==> flow/design.v <==
`timescale 1ns / 1ps
module debouncer(
   clk,       
   btn_in,
   btn_out
   );
   input clk;       
   input btn_in;
   output btn_out;
   reg r1, r2, r3;
   always @(posedge clk) begin
       r1 <= btn_in;
       r2 <= r1;
       r3 <= r2;
   end
   assign btn_out = r3;
endmodule
`timescale 1ns / 1ps
module clk5Hz(
    CLK,											 
    RST,											 
    CLKOUT										 
    );
	input CLK;
	input RST;
	output CLKOUT;
	reg CLKOUT;
	parameter cntEndVal = 24'h989680;
	reg [23:0] clkCount;
	always @(posedge CLK) begin
			if(RST == 1'b1) begin
					CLKOUT <= 1'b0;
					clkCount <= 24'h000000;
			end
			else begin
					if(clkCount == cntEndVal) begin
							CLKOUT <= ~CLKOUT;
							clkCount <= 24'h000000;
					end
					else begin
							clkCount <= clkCount + 1'b1;
					end
			end
	end
endmodule
`timescale 1ns / 1ps
module clk66kHZ(
        CLK,											 
    RST,											 
    CLKOUT,										 
    RISE,										 
    FALL										 
    );
	input CLK;
	input RST;
	output CLKOUT;
	output RISE;
	output FALL;
	reg CLKOUT;
	parameter cntEndVal = 10'b1011101110;
	reg [9:0] clkCount;
	assign RISE = ~RST & (clkCount == cntEndVal) & ~CLKOUT;
	assign FALL = ~RST & (clkCount == cntEndVal) & CLKOUT;
	always @(posedge CLK) begin
			if(RST == 1'b1) begin
					CLKOUT <= 1'b0;
					clkCount <= 10'b0000000000;
			end
			else begin
					if(clkCount == cntEndVal) begin
							CLKOUT <= ~CLKOUT;
							clkCount <= 10'b0000000000;
					end
					else begin
							clkCount <= clkCount + 1'b1;
					end
			end
	end
endmodule
`timescale 1ns / 1ps
module spiCtrl(
        CLK,
        EN,
        RST,
        sndRec,
        BUSY,
        DIN,
        RxData,
        SS,
        getByte,
        sndData,
        DOUT
    );
			input CLK;						 
			input EN;						 
			input RST;						 
			input sndRec;					 
			input BUSY;						 
			input [7:0] DIN;				 
			input [7:0] RxData;			 
			output SS;						 
			output getByte;				 
			output [7:0] sndData;		 
			output [39:0] DOUT;			 
			reg SS;
			reg getByte;
			reg [7:0] sndData;
			reg [39:0] DOUT;
			parameter [2:0] Idle = 3'd0,
								 Init = 3'd1,
								 Wait = 3'd2,
								 Check = 3'd3,
								 Done = 3'd4;
			reg [2:0] pState;
			reg [2:0] byteCnt;					 
			parameter byteEndVal = 3'd5;				 
			reg [39:0] tmpSR;		 
	always @(posedge CLK) begin
			if(RST == 1'b1) begin
					SS <= 1'b1;
					getByte <= 1'b0;
					sndData <= 8'h00;
					tmpSR <= 40'h0000000000;
					DOUT <= 40'h0000000000;
					byteCnt <= 3'd0;
					pState <= Idle;
			end
			else if(EN == 1'b1) begin
					case(pState)
								Idle : begin
										SS <= 1'b1;								 
										getByte <= 1'b0;						 
										sndData <= 8'h00;						 
										tmpSR <= 40'h0000000000;			 
										DOUT <= DOUT;							 
										byteCnt <= 3'd0;						 
										if(sndRec == 1'b1) begin
											pState <= Init;
										end
										else begin
											pState <= Idle;
										end
								end
								Init : begin
										SS <= 1'b0;								 
										getByte <= 1'b1;						 
										sndData <= DIN;						 
										tmpSR <= tmpSR;						 
										DOUT <= DOUT;							 
										if(BUSY == 1'b1) begin
												pState <= Wait;
												byteCnt <= byteCnt + 1'b1;	 
										end
										else begin
												pState <= Init;
										end
								end
								Wait : begin
										SS <= 1'b0;								 
										getByte <= 1'b0;						 
										sndData <= sndData;					 
										tmpSR <= tmpSR;						 
										DOUT <= DOUT;							 
										byteCnt <= byteCnt;					 
										if(BUSY == 1'b0) begin
												pState <= Check;
										end
										else begin
												pState <= Wait;
										end
								end
								Check : begin
										SS <= 1'b0;								 
										getByte <= 1'b0;						 
										sndData <= sndData;					 
										tmpSR <= {tmpSR[31:0], RxData};	 
										DOUT <= DOUT;							 
										byteCnt <= byteCnt;					 
										if(byteCnt == 3'd5) begin
												pState <= Done;
										end
										else begin
												pState <= Init;
										end
								end
								Done : begin
										SS <= 1'b1;							 
										getByte <= 1'b0;					 
										sndData <= 8'h00;					 
										tmpSR <= tmpSR;					 
										DOUT[39:0] <= tmpSR[39:0];		 
										byteCnt <= byteCnt;				 
										if(sndRec == 1'b0) begin
												pState <= Idle;
										end
										else begin
												pState <= Done;
										end
								end
								default : pState <= Idle;
						endcase
			end
	end
endmodule
`timescale 1ns / 1ps
module SPImode0(
    CLK,
    SCLKIN,
    RISE,
    FALL,
    RST,
    sndRec,
    DIN,
    MISO,
    MOSI,
    SCLK,
    BUSY,
    DOUT
    );
        input CLK;                         
        input SCLKIN;                      
        input RISE;                        
        input FALL;                        
        input RST;                         
        input sndRec;                     
        input [7:0] DIN;                 
        input MISO;                         
        output MOSI;                     
        output SCLK;                     
        output BUSY;                     
        output [7:0] DOUT;             
        wire MOSI;
        wire SCLK;
        wire [7:0] DOUT;
        reg BUSY;
        parameter [1:0] Idle = 2'd0,
                             Init = 2'd1,
                             RxTx = 2'd2,
                             Done = 2'd3;
        reg [4:0] bitCount;                             
        reg [7:0] rSR;                         
        reg [7:0] wSR;                         
        reg [1:0] pState;                     
        reg CE;                                         
        assign SCLK = (CE == 1'b1) ? SCLKIN : 1'b0;
        assign MOSI = wSR[7];
        assign DOUT = rSR;
        always @(posedge CLK) begin
                if(RST == 1'b1) begin
                        wSR <= 8'h00;
                end
                else if(FALL == 1'b1) begin
                        case(pState)
                                Idle : begin
                                        wSR <= DIN;
                                end
                                Init : begin
                                        wSR <= wSR;
                                end
                                RxTx : begin
                                        if(CE == 1'b1) begin
                                                wSR <= {wSR[6:0], 1'b0};
                                        end
                                end
                                Done : begin
                                        wSR <= wSR;
                                end
                        endcase
                end
        end
        always @(posedge CLK) begin
                if(RST == 1'b1) begin
                        rSR <= 8'h00;
                end
                else if(RISE == 1'b1) begin
                        case(pState)
                                Idle : begin
                                        rSR <= rSR;
                                end
                                Init : begin
                                        rSR <= rSR;
                                end
                                RxTx : begin
                                        if(CE == 1'b1) begin
                                                rSR <= {rSR[6:0], MISO};
                                        end
                                end
                                Done : begin
                                        rSR <= rSR;
                                end
                        endcase
                end
        end
        always @(posedge CLK) begin
                if(RST == 1'b1) begin
                        CE <= 1'b0;                 
                        BUSY <= 1'b0;             
                        bitCount <= 4'h0;         
                        pState <= Idle;         
                end
                else if(FALL == 1'b1) begin
                        case (pState)
                            Idle : begin
                                    CE <= 1'b0;                 
                                    BUSY <= 1'b0;             
                                    bitCount <= 4'd0;         
                                    if(sndRec == 1'b1) begin
                                        pState <= Init;
                                    end
                                    else begin
                                        pState <= Idle;
                                    end
                            end
                            Init : begin
                                    BUSY <= 1'b1;             
                                    bitCount <= 4'h0;         
                                    CE <= 1'b0;                 
                                    pState <= RxTx;         
                            end
                            RxTx : begin
                                    BUSY <= 1'b1;                         
                                    bitCount <= bitCount + 1'b1;     
                                    if(bitCount >= 4'd8) begin
                                            CE <= 1'b0;
                                    end
                                    else begin
                                            CE <= 1'b1;
                                    end
                                    if(bitCount == 4'd8) begin
                                            pState <= Done;
                                    end
                                    else begin
                                            pState <= RxTx;
                                    end
                            end
                            Done : begin
                                    CE <= 1'b0;             
                                    BUSY <= 1'b1;         
                                    bitCount <= 4'd0;     
                                    pState <= Idle;
                            end
                            default : pState <= Idle;
                        endcase
                end
        end
endmodule
`timescale 1ns / 1ps
module PmodJSTK(
        CLK,
			RST,
			sndRec,
			DIN,
			MISO,
			SS,
			SCLK,
			MOSI,
			DOUT
    );
			input CLK;						 
			input RST;						 
			input sndRec;					 
			input [7:0] DIN;				 
			input MISO;						 
			output SS;						 
			output SCLK;					 
			output MOSI;					 
			output [39:0] DOUT;			 
			wire SS;
			wire SCLK;
			wire MOSI;
			wire [39:0] DOUT;
			wire getByte;									 
			wire [7:0] sndData;							 
			wire [7:0] RxData;							 
			wire BUSY;										 
			wire iSCLK_rise;								 
			wire iSCLK_fall;								 
			wire iSCLK;										 
			spiCtrl SPI_Ctrl(
					.CLK(CLK),
					.EN(iSCLK_fall),
					.RST(RST),
					.sndRec(sndRec),
					.BUSY(BUSY),
					.DIN(DIN),
					.RxData(RxData),
					.SS(SS),
					.getByte(getByte),
					.sndData(sndData),
					.DOUT(DOUT)
			);
			SPImode0 SPI_Int(
					.CLK(CLK),
					.SCLKIN(iSCLK),
					.RISE(iSCLK_rise),
					.FALL(iSCLK_fall),
					.RST(RST),
					.sndRec(getByte),
					.DIN(sndData),
					.MISO(MISO),
					.MOSI(MOSI),
					.SCLK(SCLK),
					.BUSY(BUSY),
					.DOUT(RxData)
			);
			clk66kHZ SerialClock(
					.CLK(CLK),
					.RST(RST),
					.CLKOUT(iSCLK),
					.RISE(iSCLK_rise),
					.FALL(iSCLK_fall)
			);
endmodule
`timescale 1ns / 1ps
module VGAdriver(
    input clk,    
    input reset,         
    output video_on,     
    output hsync,        
    output vsync,        
    output p_tick,       
    output [9:0] x,      
    output [9:0] y       
    );
    parameter HD = 640;              
    parameter HF = 48;               
    parameter HB = 16;               
    parameter HR = 96;               
    parameter HMAX = HD+HF+HB+HR-1;  
    parameter VD = 480;              
    parameter VF = 10;               
    parameter VB = 33;               
    parameter VR = 2;                
    parameter VMAX = VD+VF+VB+VR-1;  
	reg  [1:0] r_25MHz;
	wire w_25MHz;
	always @(posedge clk)
		if(reset)
		  r_25MHz <= 0;
		else
		  r_25MHz <= r_25MHz + 1;
	assign w_25MHz = (r_25MHz == 0) ? 1 : 0;  
    reg [9:0] h_count_reg, h_count_next;
    reg [9:0] v_count_reg, v_count_next;
    reg v_sync_reg, h_sync_reg;
    wire v_sync_next, h_sync_next;
    always @(posedge clk)
        if(reset) begin
            v_count_reg <= 0;
            h_count_reg <= 0;
            v_sync_reg  <= 1'b0;
            h_sync_reg  <= 1'b0;
        end
        else begin
            v_count_reg <= v_count_next;
            h_count_reg <= h_count_next;
            v_sync_reg  <= v_sync_next;
            h_sync_reg  <= h_sync_next;
        end
    always @(posedge clk)                            
        if(reset)
            h_count_next <= 0;
        else if(w_25MHz)
            if(h_count_reg == HMAX)                  
                h_count_next <= 0;
            else
                h_count_next <= h_count_reg + 1;         
    always @(posedge clk)
        if(reset)
            v_count_next <= 0;
        else if(w_25MHz)
            if(h_count_reg == HMAX)                  
                if((v_count_reg == VMAX))            
                    v_count_next <= 0;
                else
                    v_count_next <= v_count_reg + 1;
    assign h_sync_next = (h_count_reg >= (HD+HB) && h_count_reg <= (HD+HB+HR-1));
    assign v_sync_next = (v_count_reg >= (VD+VB) && v_count_reg <= (VD+VB+VR-1));
    assign video_on = (h_count_reg < HD) && (v_count_reg < VD);  
    assign hsync  = h_sync_reg;
    assign vsync  = v_sync_reg;
    assign x      = h_count_reg;
    assign y      = v_count_reg;
    assign p_tick = w_25MHz;
endmodule
`timescale 1ns / 1ps
`timescale 1ns / 1ps
module pixelGenerator(
    clk, reset, up, down, video_on, x, y, switch, posdata, score, pause,
    rgb
    );
    input clk;  
    input reset;    
    input up;
    input down;
    input video_on;
    input [9:0] x;
    input [9:0] y;
    input [9:0] posdata;
    input switch;
    input pause;
    output reg score;
    output reg [11:0] rgb;
        parameter X_MAX = 639;
        parameter Y_MAX = 479;
        wire refresh_tick;
        assign refresh_tick = ((y == 481) && (x == 0)) ? 1 : 0;  
        parameter X_WALL_L = 32;    
        parameter X_WALL_R = 39;     
        parameter X_PAD_L = 600;
        parameter X_PAD_R = 603;     
        wire [9:0] y_pad_t, y_pad_b;
        parameter PAD_HEIGHT = 72;   
        reg [9:0] y_pad_reg, y_pad_next;
        parameter PAD_VELOCITY = 3;      
        parameter BALL_SIZE = 8;
        wire [9:0] x_ball_l, x_ball_r;
        wire [9:0] y_ball_t, y_ball_b;
        reg [9:0] y_ball_reg, x_ball_reg;
        wire [9:0] y_ball_next, x_ball_next;
        reg [9:0] x_delta_reg, x_delta_next;
        reg [9:0] y_delta_reg, y_delta_next;
        parameter BALL_VELOCITY_POS = 2;
        parameter BALL_VELOCITY_NEG = -2;
        wire [2:0] rom_addr, rom_col;    
        reg [7:0] rom_data;              
        wire rom_bit;                    
        always @(posedge clk)
            if(reset) begin
                y_pad_reg <= 0;
                x_ball_reg <= 10'd320;           
                y_ball_reg <= 10'd240;
                x_delta_reg <= 10'h002;
                y_delta_reg <= 10'h002;
            end else if(pause) begin
                y_pad_reg <= y_pad_reg;
                x_ball_reg <= x_ball_reg;
                y_ball_reg <= y_ball_reg;
                x_delta_reg <= x_delta_reg;
                y_delta_reg <= y_delta_reg;
            end else begin
                y_pad_reg <= y_pad_next;
                x_ball_reg <= x_ball_next;
                y_ball_reg <= y_ball_next;
                x_delta_reg <= x_delta_next;
                y_delta_reg <= y_delta_next;
            end
        always @*
            case(rom_addr)
                3'b000 :    rom_data = 8'b00111100;  
                3'b001 :    rom_data = 8'b01111110;  
                3'b010 :    rom_data = 8'b11111111;  
                3'b011 :    rom_data = 8'b11111111;  
                3'b100 :    rom_data = 8'b11111111;  
                3'b101 :    rom_data = 8'b11111111;  
                3'b110 :    rom_data = 8'b01111110;  
                3'b111 :    rom_data = 8'b00111100;  
            endcase
        wire wall_on, pad_on, sq_ball_on, ball_on;
        wire [11:0] wall_rgb, pad_rgb, ball_rgb, bg_rgb;
        assign wall_on = ((X_WALL_L <= x) && (x <= X_WALL_R)) ? 1 : 0;
        assign wall_rgb = 12'hAAA;       
        assign pad_rgb = 12'hAAA;        
        assign ball_rgb = 12'hFFF;       
        assign bg_rgb = 12'h111;        
        assign y_pad_t = y_pad_reg;                              
        assign y_pad_b = y_pad_t + PAD_HEIGHT - 1;               
        assign pad_on = (X_PAD_L <= x) && (x <= X_PAD_R) &&      
                        (y_pad_t <= y) && (y <= y_pad_b);
                always @* begin
                    if(switch == 1) begin
                    y_pad_next = y_pad_reg;      
                    if(refresh_tick)
                        if(up & (y_pad_t > PAD_VELOCITY))
                            y_pad_next = y_pad_reg - PAD_VELOCITY;
                        else if(down & (y_pad_b < (Y_MAX - PAD_VELOCITY))) 
                           y_pad_next = y_pad_reg + PAD_VELOCITY;
                    end else begin
                        y_pad_next = y_pad_reg;      
                        if(refresh_tick)
                            if((posdata > 10'd530) & (y_pad_t > PAD_VELOCITY))
                                y_pad_next = y_pad_reg - PAD_VELOCITY; 
                            else if((posdata < 10'd500) & (y_pad_b < (Y_MAX - PAD_VELOCITY)))
                                y_pad_next = y_pad_reg + PAD_VELOCITY;
                    end
                end
                assign x_ball_l = x_ball_reg;
                assign y_ball_t = y_ball_reg;
                assign x_ball_r = x_ball_l + BALL_SIZE - 1;
                assign y_ball_b = y_ball_t + BALL_SIZE - 1;
                assign sq_ball_on = (x_ball_l <= x) && (x <= x_ball_r) &&
                                    (y_ball_t <= y) && (y <= y_ball_b);
                assign rom_addr = y[2:0] - y_ball_t[2:0];    
                assign rom_col = x[2:0] - x_ball_l[2:0];     
                assign rom_bit = rom_data[rom_col];          
                assign ball_on = sq_ball_on & rom_bit;       
                assign x_ball_next = (refresh_tick) ? x_ball_reg + x_delta_reg : x_ball_reg;
                assign y_ball_next = (refresh_tick) ? y_ball_reg + y_delta_reg : y_ball_reg;    
                always @* begin
                    score = 1'b0;
                    x_delta_next = x_delta_reg;
                    y_delta_next = y_delta_reg;
                    if(y_ball_t < 1)                                             
                        y_delta_next = BALL_VELOCITY_POS;                        
                    else if(y_ball_b > Y_MAX)                                    
                        y_delta_next = BALL_VELOCITY_NEG;                        
                    else if(x_ball_l <= X_WALL_R)                                
                        x_delta_next = BALL_VELOCITY_POS;                        
                    else if((X_PAD_L <= x_ball_r) && (x_ball_r <= X_PAD_R) &&
                            (y_pad_t <= y_ball_b) && (y_ball_t <= y_pad_b)) begin     
                        x_delta_next = BALL_VELOCITY_NEG;                        
                        score = 1'b1;
                        end
                end  
                always @*
                    if(~video_on)
                        rgb = 12'h000;       
                    else
                        if(wall_on)
                            rgb = wall_rgb;      
                        else if(pad_on)
                            rgb = pad_rgb;       
                        else if(ball_on)
                            rgb = ball_rgb;      
                        else
                            rgb = bg_rgb;        
            endmodule
`timescale 1ns / 1ps
module scorecounter(
   input clk,
   input reset,
   input d_inc, d_clr,
   output [3:0] dig0, dig1, dig2, dig3
   );
   reg [3:0] r_dig0, r_dig1, r_dig2, r_dig3;
   reg d_inc_q;      
   always @(posedge clk)
       if(reset)
           d_inc_q <= 1'b0;
       else
           d_inc_q <= d_inc;
   always @(posedge clk)
       if(reset) begin
           r_dig3 <= 0;
           r_dig2 <= 0;
           r_dig1 <= 0;
           r_dig0 <= 0;
       end else begin
            if(d_inc & ~d_inc_q) begin
                if (r_dig0 == 9 && r_dig1 == 9) begin
                            r_dig0 <= 0;
                            r_dig1 <= 0;
                            if (r_dig2 == 9 && r_dig3 == 9) begin
                                r_dig2 <= 4'b0;
                                r_dig3 <= 4'b0;
                            end
                            else if (r_dig2 == 9) begin
                                r_dig2 <= 4'b0;
                                r_dig3 <= r_dig3 + 4'b1;
                            end
                            else begin
                                r_dig2 <= r_dig2 + 4'b1;
                            end
                        end
                        else if (r_dig0 == 9) begin
                            r_dig0 <= 4'b0;
                            r_dig1 <= r_dig1 + 4'b1;
                        end
                        else begin
                            r_dig0 <= r_dig0 + 4'b1;
                        end
                    end 
            end
   assign dig0 = r_dig0;
   assign dig1 = r_dig1;
   assign dig2 = r_dig2;
   assign dig3 = r_dig3;
endmodule
`timescale 1ns / 1ps
module sevenSeg(
		CLK,
		RST,
		DIN1,
		DIN2,
		DIN3,
        DIN4,
		AN,
		SEG
   );
			input CLK;						 
			input RST;						 
			input [3:0] DIN1;				 
			input [3:0] DIN2;				 
			input [3:0] DIN3;				 
			input [3:0] DIN4;				 
			output [3:0] AN;				 
			output [6:0] SEG;				 
			reg [3:0] AN;
			reg [6:0] SEG;
			parameter cntEndVal = 16'hC350;
			reg [15:0] clkCount;
			reg DCLK;
			reg [1:0] CNT;
			wire [15:0] bcdData1;
			wire [15:0] bcdData2;
			reg [3:0] muxData;
			always @(*) begin
					if(RST == 1'b1) begin
							muxData = 4'b0000;
					end
					else begin
							case (CNT)
									2'b00 : muxData = DIN1;
									2'b01 : muxData = DIN2;
									2'b10 : muxData = DIN3;
									2'b11 : muxData = DIN4;
							endcase
					end
			end
			always @(posedge CLK) begin
					if(RST == 1'b1) begin
							SEG <= 7'b1000000;
					end
					else if(DCLK == 1'b1) begin
							case (muxData)
									4'h0 : SEG <= 7'b1000000;   
									4'h1 : SEG <= 7'b1111001;   
									4'h2 : SEG <= 7'b0100100;   
									4'h3 : SEG <= 7'b0110000;   
									4'h4 : SEG <= 7'b0011001;   
									4'h5 : SEG <= 7'b0010010;   
									4'h6 : SEG <= 7'b0000010;   
									4'h7 : SEG <= 7'b1111000;   
									4'h8 : SEG <= 7'b0000000;   
									4'h9 : SEG <= 7'b0010000;   
									default : SEG <= 7'b1111111;
							endcase
					end
			end
			always @(posedge CLK) begin
					if(RST == 1'b1) begin
							AN <= 4'b0000;
					end
					else if(DCLK == 1'b1) begin
							case (CNT)
									4'h0 : AN <= 4'b1110;   
									4'h1 : AN <= 4'b1101;   
									4'h2 : AN <= 4'b1011;   
									4'h3 : AN <= 4'b0111;   
									default : AN <= 4'b1111;
							endcase
					end
			end	
			always @(posedge CLK) begin
					if(RST == 1'b1)
							CNT <= 2'b00;
					else if(DCLK == 1'b1)
							CNT <= CNT + 1'b1;
			end
			always @(posedge CLK) begin
							if(RST == 1'b1) begin
									DCLK <= 1'b0;
									clkCount <= 16'h0000;
							end
							else if(clkCount == cntEndVal) begin
									DCLK <= 1'b1;
									clkCount <= 16'h0000;
							end
							else begin
									DCLK <= 1'b0;
									clkCount <= clkCount + 1'b1;
							end
			end
endmodule
`timescale 1ns / 1ps
module top(
        clk, reset, up, down, hsync, vsync, rgb, pmod_switch, pause_switch,
         MISO, SW, SS, MOSI, SCLK, LED, an, seg
    );
     input clk;
     input reset;
     input up;
     input down;
     input pmod_switch;
     input pause_switch;
     output hsync;
     output vsync;
     output [11:0] rgb;
     input MISO;					 
     input [2:0] SW;             
     output SS;                     
     output MOSI;                 
     output SCLK;                 
     output [2:0] LED;			 
     output [3:0] an;			 
     output [6:0] seg;             
     wire w_reset, w_up, w_down, w_vid_on, w_p_tick;
     wire [9:0] w_x, w_y;
     reg [11:0] rgb_reg;
     wire [11:0] rgb_next;
     wire SS;						 
     wire MOSI;                     
     wire SCLK;                     
     reg [2:0] LED;                 
     wire [3:0] an;                 
     wire [6:0] seg;             
     wire [7:0] sndData;
     wire sndRec;
     wire [39:0] jstkData;
     wire [9:0] posData;
     wire score;
     wire [3:0] dig0, dig1, dig2, dig3;
     reg d_inc, d_clr;
     PmodJSTK PmodJSTK_Int(
             .CLK(clk),
             .RST(reset),
             .sndRec(sndRec),
             .DIN(sndData),
             .MISO(MISO),
             .SS(SS),
             .SCLK(SCLK),
             .MOSI(MOSI),
             .DOUT(jstkData)
                 );
      clk5Hz genSndRec(
             .CLK(clk),
             .RST(reset),
             .CLKOUT(sndRec)
     );
      assign posData = {jstkData[25:24], jstkData[39:32]};
      assign sndData = {8'b100000, {SW[1], SW[2]}};
      always @(*) begin
              if(reset == 1'b1) begin
                      LED = 3'b000;
              end
              else begin
                      LED = {jstkData[1], {jstkData[2], jstkData[0]}};
              end
      end
     VGAdriver vga(.clk(clk), .reset(w_reset), .video_on(w_vid_on), .hsync(hsync), .vsync(vsync), .p_tick(w_p_tick), .x(w_x), .y(w_y));
     pixelGenerator pg(.clk(clk), .reset(w_reset), .up(w_up), .down(w_down),.video_on(w_vid_on), .x(w_x), .y(w_y), .switch(pmod_switch), .posdata(posData), .score(score), .pause(pause_switch), .rgb(rgb_next));
     debouncer btReset(.clk(clk), .btn_in(reset), .btn_out(w_reset));
     debouncer btnU(.clk(clk), .btn_in(up), .btn_out(w_up));
     debouncer btnD(.clk(clk), .btn_in(down), .btn_out(w_down));
     scorecounter gs(.clk(clk), .reset(reset), .d_inc(d_inc), .d_clr(d_clr), .dig0(dig0), .dig1(dig1), .dig2(dig2), .dig3(dig3));
     sevenSeg display(
                              .CLK(clk),
                              .RST(reset),
                              .DIN1(dig0),
                              .DIN2(dig1),
                              .DIN3(dig2),
                              .DIN4(dig3),
                              .AN(an),
                              .SEG(seg)
                      );
      always @(*) begin
            d_clr = 1'b0; 
            d_inc = 1'b0;
            if(score)
                d_inc = 1'b1;
      end                
     always @(posedge clk)
         if(w_p_tick)
             rgb_reg <= rgb_next;
     assign rgb = rgb_reg;
endmodule
From RTL to reports: top
The steps from the RTL of top to its reports follow in flow order.
Line numbers count from 1 in the design file above.
Library cell names are shortened.
{"block": "design", "design": "top", "clock_port": "clk", "library": "sky130hd", "lib_corner": "tt_025C_1v80"}

After elaboration
Yosys after proc, flatten, opt, wreduce and memory -nomap, before mapping. Memory bits, and registers merged into a memory's read port (data or address), are not among the register bits. Print and check cells are not counted. Equal cells are merged and count once.
Memory sizes are those after Yosys's memory passes, which may raise the word count (mostly to a power of two), join words into wider ones and drop unused or constant bits.
{"block": "word_totals", "rom_bits": 144, "ff_bits": 312, "latch_bits": 0, "mem_bits_rw": 0, "clocked_rd_ports_x_width": 7, "out_inout_bits": 31, "memories": 2, "input_bits": 10, "elab_cells": 263}
{"block": "mem_list", "memory": "(no name shown)", "words": 16, "word_bits": 7, "read_ports": 1, "wr": 0, "line": 725, "rtl": "case (muxData)"}
{"block": "mem_list", "memory": "(no name shown)", "words": 8, "word_bits": 4, "read_ports": 1, "wr": 0, "line": 549, "rtl": "case(rom_addr)"}
{"block": "op_classes", "logic": 17, "div": 0, "mul": 0, "n_shift": 1, "muxes": 59, "add_sub_neg": 25, "n_eq": 25, "n_reduce_logical": 57, "cmp": 28}
{"block": "ops", "operator": "2-to-1 mux 10 bit", "count": 13}
{"block": "ops", "operator": "less-or-equal comparator 10 bit", "count": 8}
{"block": "ops", "operator": "parallel mux 40 bit (select 2 bit)", "count": 1}
{"block": "ops", "operator": "less-or-equal comparator 10 bit (second input constant)", "count": 4}
{"block": "ops", "operator": "2-to-1 mux 12 bit", "count": 3}
{"block": "ops", "operator": "2-to-1 mux 4 bit", "count": 9}
{"block": "ops", "operator": "parallel mux 8 bit (select 2 bit)", "count": 2}
{"block": "ops", "operator": "parallel mux 4 bit (select 4 bit)", "count": 2}
{"block": "ops", "operator": "adder 10 x 1 -> 10 bit (second input constant)", "count": 3}
{"block": "ops", "operator": "subtractor 10 x 1 -> 10 bit (second input constant)", "count": 3}
{"block": "ops", "operator": "== test 10 bit (second input constant)", "count": 3}
{"block": "ops", "operator": "< comparator 10 x 9 -> 1 bit (second input constant)", "count": 3}
{"block": "ops", "operator": "adder 24 x 1 -> 24 bit (second input constant)", "count": 1}
{"block": "ops", "operator": "== test 24 bit (second input constant)", "count": 1}
{"block": "ops", "operator": "adder 10 bit", "count": 2}
{"block": "ops", "operator": "less-or-equal comparator 10 bit (first input constant)", "count": 2}
{"block": "ops", "operator": "greater-or-equal comparator 10 bit (second input constant)", "count": 2}
{"block": "ops", "operator": "adder 10 x 4 -> 10 bit (second input constant)", "count": 2}
{"block": "ops", "operator": "less-or-equal comparator 10 x 6 -> 1 bit (second input constant)", "count": 2}
{"block": "ops", "operator": "AND reduction 2 bit", "count": 10}
{"block": "ops", "operator": "nonzero test 2 bit", "count": 10}
{"block": "ops", "operator": "logical AND 1 bit", "count": 16}
{"block": "ops", "operator": "adder 16 x 1 -> 16 bit (second input constant)", "count": 1}
{"block": "ops", "operator": "== test 16 bit (second input constant)", "count": 1}
{"block": "ops", "operator": "adder 4 x 1 -> 4 bit (second input constant)", "count": 4}
{"block": "ops", "operator": "== test 4 bit (second input constant)", "count": 4}
{"block": "ops", "operator": "parallel mux 3 bit (select 5 bit)", "count": 1}
{"block": "ops", "operator": "2-to-1 mux 1 bit", "count": 15}
Not listed: further kinds 42, cells in them 84.

Depth
Depth = most cells in a row (Yosys ltp): at word level without a register or memory, in the mapped netlist without a sequential cell, where the memories' decode and read muxes count.
{"block": "logic_depth", "ltp_word": 13, "ABC_AREA": 0, "ltp_mapped": 17, "depth_no_buf": 15}

After synthesis
The flow's flattened synthesis, as Yosys stat reports it; memories are mapped. The netlist is that of the ABC_AREA named above (0 if unset); the other value can give another one.
Totals and module areas in this step are rounded.
{"block": "types", "cell_type": "dfxtp_1", "count": 259, "area_total_um2": 5.18E+03}
{"block": "types", "cell_type": "ha_1", "count": 118, "area_total_um2": 1.48E+03}
{"block": "types", "cell_type": "nor2_1", "count": 204, "area_total_um2": 765.734}
{"block": "types", "cell_type": "xnor2_1", "count": 62, "area_total_um2": 543.021}
{"block": "types", "cell_type": "a21oi_1", "count": 98, "area_total_um2": 490.47}
{"block": "types", "cell_type": "xor2_1", "count": 44, "area_total_um2": 385.37}
{"block": "types", "cell_type": "nand2_1", "count": 99, "area_total_um2": 371.606}
{"block": "types", "cell_type": "a22oi_1", "count": 46, "area_total_um2": 345.331}
{"block": "types", "cell_type": "mux2i_1", "count": 33, "area_total_um2": 330.317}
{"block": "types", "cell_type": "inv_1", "count": 80, "area_total_um2": 300.288}
{"block": "types", "cell_type": "o21ai_0", "count": 60, "area_total_um2": 300.288}
{"block": "types", "cell_type": "nand3_1", "count": 59, "area_total_um2": 295.283}
{"block": "types", "cell_type": "nor2b_1", "count": 37, "area_total_um2": 231.472}
{"block": "types", "cell_type": "clkbuf_1", "count": 52, "area_total_um2": 195.187}
{"block": "types", "cell_type": "nand4_1", "count": 28, "area_total_um2": 175.168}
{"block": "types", "cell_type": "nor3_1", "count": 35, "area_total_um2": 175.168}
{"block": "types", "cell_type": "and3_1", "count": 21, "area_total_um2": 131.376}
{"block": "types", "cell_type": "or3_1", "count": 21, "area_total_um2": 131.376}
Other cell types: 73; their cells: 257.
{"block": "synth_totals", "buffers": 83, "mapped_area_um2": 14000, "cells": 1613, "sequential_area_um2": 5280, "flip_flops": 262}
The figures by module come from a second, unflattened synthesis with its own total; it is not the netlist above.
{"block": "hier_totals", "hier_cells": 1750, "area_unflattened_um2": 15800}
Each row is one instance without its submodules.
{"block": "modules", "module": "pixelGenerator", "mod_seq_area_um2": 601, "n_inst": 1, "mod_area_um2": 4640, "cells": 598}
{"block": "modules", "module": "spiCtrl", "mod_seq_area_um2": 1960, "n_inst": 1, "mod_area_um2": 3440, "cells": 353}
{"block": "modules", "module": "VGAdriver", "mod_seq_area_um2": 881, "n_inst": 1, "mod_area_um2": 1730, "cells": 178}
{"block": "modules", "module": "sevenSeg", "mod_seq_area_um2": 601, "n_inst": 1, "mod_area_um2": 1650, "cells": 184}
{"block": "modules", "module": "clk5Hz", "mod_seq_area_um2": 500, "n_inst": 1, "mod_area_um2": 1180, "cells": 137}
{"block": "modules", "module": "SPImode0", "mod_seq_area_um2": 541, "n_inst": 1, "mod_area_um2": 1170, "cells": 118}
{"block": "modules", "module": "(no name shown)", "mod_seq_area_um2": 340, "n_inst": 1, "mod_area_um2": 897, "cells": 98}
{"block": "modules", "module": "clk66kHZ", "mod_seq_area_um2": 220, "n_inst": 1, "mod_area_um2": 533, "cells": 58}
{"block": "modules", "module": "top", "mod_seq_area_um2": 360, "n_inst": 1, "mod_area_um2": 387, "cells": 17}
{"block": "modules", "module": "debouncer", "mod_seq_area_um2": 60.1, "n_inst": 3, "mod_area_um2": 60.1, "cells": 3}
{"block": "modules", "module": "PmodJSTK", "mod_seq_area_um2": 0.0, "n_inst": 1, "mod_area_um2": 0.0, "cells": 0}

Path before layout
OpenSTA on the mapped netlist: ideal clock, no wires. The path of least setup slack (recovery checks aside). Input and output delay are each 20% of the period. Register names are those of the netlist, which keeps one name where synthesis merged equal registers.
{"block": "synth_timing", "path_kind": "input-to-output", "startpoint": "input reset", "endpoint": "output LED[0]", "t_first_pin_ns": 2.000, "clock_period_ns": 10.0, "path_stages": 4, "input_delay_ns": 2.000, "path_delay_ns": 0.773, "path_slack_ns": 5.227, "arrival_time_ns": 2.773, "period_less_setup_slack_ns": 4.773}
"path_delay_ns" is the arrival time less input delay plus setup time.
At an output port there is no setup time.
"path_stages": output pins that drive a net of the path, with the launching flip-flop's if there is one; two outputs of one cell count as two.
"period_less_setup_slack_ns" = period - worst setup slack (recovery checks aside). The figure is calculated, with input and output delays left at 20% of the set period.
The rows between start and end are the longest chain of elaborated cells between them; the timing report does not say that the signal goes this way. Where chains are equally long, one stands for them.
A line is the first line of the expression or statement that the cell stems from. Yosys adds cells for indexed reads and writes and turns some case tables into memories.
{"block": "synth_between", "path_cell_list": "clkbuf_1 buf_4 clkbuf_1 nor2b_1", "elab_chain_len": 1, "cells_between": 1, "cone_lines": 1}
{"block": "synth_rtl", "element": "start: declaration", "line": 781, "rtl": "input reset;"}
{"block": "synth_rtl", "element": "2-to-1 mux 3 bit", "line": 833, "rtl": "if(reset == 1'b1) begin"}
{"block": "synth_rtl", "element": "end: declaration", "line": 794, "rtl": "output [2:0] LED;"}

Worst path after layout
Path of least setup slack in the final report of run A (OpenROAD, finished layout, wires in). Where an end is a register, its clock arrival counts in the times.
{"block": "layout_timing", "path_kind": "reg-to-reg", "startpoint": "register pg.y_pad_reg[0]", "endpoint": "register gs.r_dig2[3]", "clock_period_ns": 6.97, "path_slack_ns": 2.43, "path_stages": 14, "arrival_time_ns": 5.09, "t_first_pin_ns": 0.57, "setup_ns": 0.03}
The rows between start and end are the longest chain of elaborated cells between them; the timing report does not say that the signal goes this way. Where chains are equally long, one stands for them.
A register here has more assigning lines than the two given.
{"block": "layout_between", "path_cell_list": "dfxtp_1 inv_1 ha_1 nand2b_4 nand2_1 xnor2_1 ha_1 and4_1 a221oi_1 o221ai_2 a2111oi_4 o2111ai_2 or4_1 a21oi_1", "elab_chain_len": 11, "cells_between": 13, "cone_lines": 8}
{"block": "layout_rtl", "element": "start: declaration", "line": 514, "rtl": "reg [9:0] y_pad_reg, y_pad_next;"}
{"block": "layout_rtl", "element": "start: assignment", "line": 536, "rtl": "y_pad_reg <= y_pad_reg;"}
{"block": "layout_rtl", "element": "start: assignment", "line": 542, "rtl": "y_pad_reg <= y_pad_next;"}
{"block": "layout_rtl", "element": "adder 10 x 7 -> 10 bit", "line": 567, "rtl": "assign y_pad_b = y_pad_t + PAD_HEIGHT - 1;"}
{"block": "layout_rtl", "element": "subtractor 10 x 1 -> 10 bit", "line": 567}
{"block": "layout_rtl", "element": "less-or-equal comparator 10 bit", "line": 610, "rtl": "(y_pad_t <= y_ball_b) && (y_ball_t <= y_pad_b)) begin"}
{"block": "layout_rtl", "element": "logical AND 1 bit", "line": 609, "rtl": "else if((X_PAD_L <= x_ball_r) && (x_ball_r <= X_PAD_R) &&"}
{"block": "layout_rtl", "element": "2-to-1 mux 1 bit", "line": 609}
{"block": "layout_rtl", "element": "2-to-1 mux 1 bit", "line": 607, "rtl": "else if(x_ball_l <= X_WALL_R)"}
{"block": "layout_rtl", "element": "2-to-1 mux 1 bit", "line": 605, "rtl": "else if(y_ball_b > Y_MAX)"}
{"block": "layout_rtl", "element": "2-to-1 mux 1 bit", "line": 603, "rtl": "if(y_ball_t < 1)"}
{"block": "layout_rtl", "element": "2-to-1 mux 1 bit", "line": 859}
{"block": "layout_rtl", "element": "AND 1 bit", "line": 649, "rtl": "if(d_inc & ~d_inc_q) begin"}
{"block": "layout_rtl", "element": "AND reduction 2 bit"}
{"block": "layout_rtl", "element": "end: assignment", "line": 645, "rtl": "r_dig2 <= 0;"}
{"block": "layout_rtl", "element": "end: assignment", "line": 662, "rtl": "r_dig2 <= r_dig2 + 4'b1;"}
{"block": "layout_rtl", "element": "end: declaration", "line": 635, "rtl": "reg [3:0] r_dig0, r_dig1, r_dig2, r_dig3;"}

==> runs of top <==
top through Yosys and OpenROAD on sky130hd: 4 stored runs, unordered, with their settings and measured results. The constraints put input and output delay at 20% of the set period each and load the outputs with 0.01 pF.
By "timing.achieved_period_ns" is meant the clock period of the run minus its worst setup slack. This is arithmetic on one report: input and output delays are still those of the set period (20% each).
"worst_path_time_ns" = time allowed to the worst setup path (clock period - input delay - output delay, where it has them) - its slack; a late launch clock adds to it, a late capture clock takes from it.
Measured values are rounded.

Run A
==> flow/run.sh <==
#!/bin/bash
# the make line also repeats the synthesis and layout settings of config.mk as NAME=value (left out here)
make -C /OpenROAD-flow-scripts/flow DESIGN_CONFIG=/design/flow/config.mk WORK_HOME=/design/flow/orfs CLKGATE_MAP_FILE= finish
==> flow/config.mk <==
export PLATFORM = sky130hd
export DESIGN_NAME = top
export DESIGN_NICKNAME = top
export VERILOG_FILES = /design/flow/design.v
export SDC_FILE = /design/flow/constraint.sdc
export NUM_CORES = 4
export LEC_CHECK = 0
export CAP_MARGIN = 5
export CELL_PAD_IN_SITES_DETAIL_PLACEMENT = 1
export CELL_PAD_IN_SITES_GLOBAL_PLACEMENT = 1
export CORE_ASPECT_RATIO = 1.03
export CORE_MARGIN = 2
export CORE_UTILIZATION = 42
export CTS_CLUSTER_DIAMETER = 326
export CTS_CLUSTER_SIZE = 92
export GPL_ROUTABILITY_DRIVEN = 0
export HOLD_SLACK_MARGIN = 0.12
export MAX_ROUTING_LAYER = met4
export MIN_ROUTING_LAYER = met1
export SLEW_MARGIN = 25
export TNS_END_PERCENT = 30
==> flow/constraint.sdc <==
create_clock -name core_clock -period 6.97 [get_ports {clk}]
set_input_delay 1.3940 -clock core_clock [delete_from_list [all_inputs] [get_ports {clk}]]
set_output_delay 1.3940 -clock core_clock [all_outputs]
set_load 0.01 [all_outputs]

==> results of run A, as JSON <==
{
  "timing.achieved_period_ns": 4.543,
  "die_area_um2": 34800,
  "ys_area_um2": 14000,
  "setup_ws_ns": 2.43,
  "cell_area_final_um2": 14800,
  "fin_tns_ns": 0.000,
  "worst_path_time_ns": 4.54,
  "timing.worst_path_kind": "reg-to-reg"
}

Run B
==> flow/run.sh <==
#!/bin/bash
# the make line also repeats the synthesis and layout settings of config.mk as NAME=value (left out here)
make -C /OpenROAD-flow-scripts/flow DESIGN_CONFIG=/design/flow/config.mk WORK_HOME=/design/flow/orfs CLKGATE_MAP_FILE= finish
==> flow/config.mk <==
export PLATFORM = sky130hd
export DESIGN_NAME = top
export DESIGN_NICKNAME = top
export VERILOG_FILES = /design/flow/design.v
export SDC_FILE = /design/flow/constraint.sdc
export NUM_CORES = 4
export LEC_CHECK = 0
export ABC_AREA = 0
export CAP_MARGIN = 20
export CORE_MARGIN = 2
export CORE_UTILIZATION = 21
export CTS_CLUSTER_SIZE = 69
export MIN_ROUTING_LAYER = met1
export PLACE_DENSITY_LB_ADDON = 0.25
export SETUP_SLACK_MARGIN = -0.28
export SLEW_MARGIN = 5
==> flow/constraint.sdc <==
create_clock -name core_clock -period 4.32 [get_ports {clk}]
set_input_delay 0.8640 -clock core_clock [delete_from_list [all_inputs] [get_ports {clk}]]
set_output_delay 0.8640 -clock core_clock [all_outputs]
set_load 0.01 [all_outputs]

==> results of run B, as JSON <==
{
  "timing.achieved_period_ns": 4.159,
  "die_area_um2": 68700,
  "ys_area_um2": 14000,
  "setup_ws_ns": 0.161,
  "cell_area_final_um2": 16400,
  "fin_tns_ns": 0.000,
  "worst_path_time_ns": 4.16,
  "timing.worst_path_kind": "reg-to-reg"
}

Run C
==> flow/run.sh <==
#!/bin/bash
# the make line also repeats the synthesis and layout settings of config.mk as NAME=value (left out here)
make -C /OpenROAD-flow-scripts/flow DESIGN_CONFIG=/design/flow/config.mk WORK_HOME=/design/flow/orfs CLKGATE_MAP_FILE= finish
==> flow/config.mk <==
export PLATFORM = sky130hd
export DESIGN_NAME = top
export DESIGN_NICKNAME = top
export VERILOG_FILES = /design/flow/design.v
export SDC_FILE = /design/flow/constraint.sdc
export NUM_CORES = 4
export LEC_CHECK = 0
export CAP_MARGIN = 15
export CORE_ASPECT_RATIO = 0.92
export CORE_MARGIN = 2
export CORE_UTILIZATION = 45
export GPL_TIMING_DRIVEN = 0
export MAX_ROUTING_LAYER = met4
export PLACE_DENSITY = 0.78
export SETUP_SLACK_MARGIN = 0.22
export SLEW_MARGIN = 20
export TNS_END_PERCENT = 100
==> flow/constraint.sdc <==
create_clock -name core_clock -period 3.1 [get_ports {clk}]
set_input_delay 0.6200 -clock core_clock [delete_from_list [all_inputs] [get_ports {clk}]]
set_output_delay 0.6200 -clock core_clock [all_outputs]
set_load 0.01 [all_outputs]

==> results of run C, as JSON <==
{
  "timing.achieved_period_ns": 3.630,
  "die_area_um2": 32500,
  "ys_area_um2": 14000,
  "setup_ws_ns": -0.530,
  "cell_area_final_um2": 16800,
  "fin_tns_ns": -7.78,
  "worst_path_time_ns": 3.63,
  "timing.worst_path_kind": "reg-to-reg"
}

Run D
==> flow/run.sh <==
#!/bin/bash
# the make line also repeats the synthesis and layout settings of config.mk as NAME=value (left out here)
make -C /OpenROAD-flow-scripts/flow DESIGN_CONFIG=/design/flow/config.mk WORK_HOME=/design/flow/orfs CLKGATE_MAP_FILE= finish
==> flow/config.mk <==
export PLATFORM = sky130hd
export DESIGN_NAME = top
export DESIGN_NICKNAME = top
export VERILOG_FILES = /design/flow/design.v
export SDC_FILE = /design/flow/constraint.sdc
export NUM_CORES = 4
export LEC_CHECK = 0
export CAP_MARGIN = 10
export CELL_PAD_IN_SITES_DETAIL_PLACEMENT = 2
export CELL_PAD_IN_SITES_GLOBAL_PLACEMENT = 1
export CORE_ASPECT_RATIO = 0.88
export CORE_MARGIN = 6
export CORE_UTILIZATION = 66
export GPL_ROUTABILITY_DRIVEN = 0
export GPL_TIMING_DRIVEN = 0
export MIN_ROUTING_LAYER = met2
export PLACE_DENSITY = 0.38
export SLEW_MARGIN = 0
==> flow/constraint.sdc <==
create_clock -name core_clock -period 4.34 [get_ports {clk}]
set_input_delay 0.8680 -clock core_clock [delete_from_list [all_inputs] [get_ports {clk}]]
set_output_delay 0.8680 -clock core_clock [all_outputs]
set_load 0.01 [all_outputs]

==> results of run D, as JSON <==
{
  "outcome": "did not finish, placement stopped with GPL-0301"
}
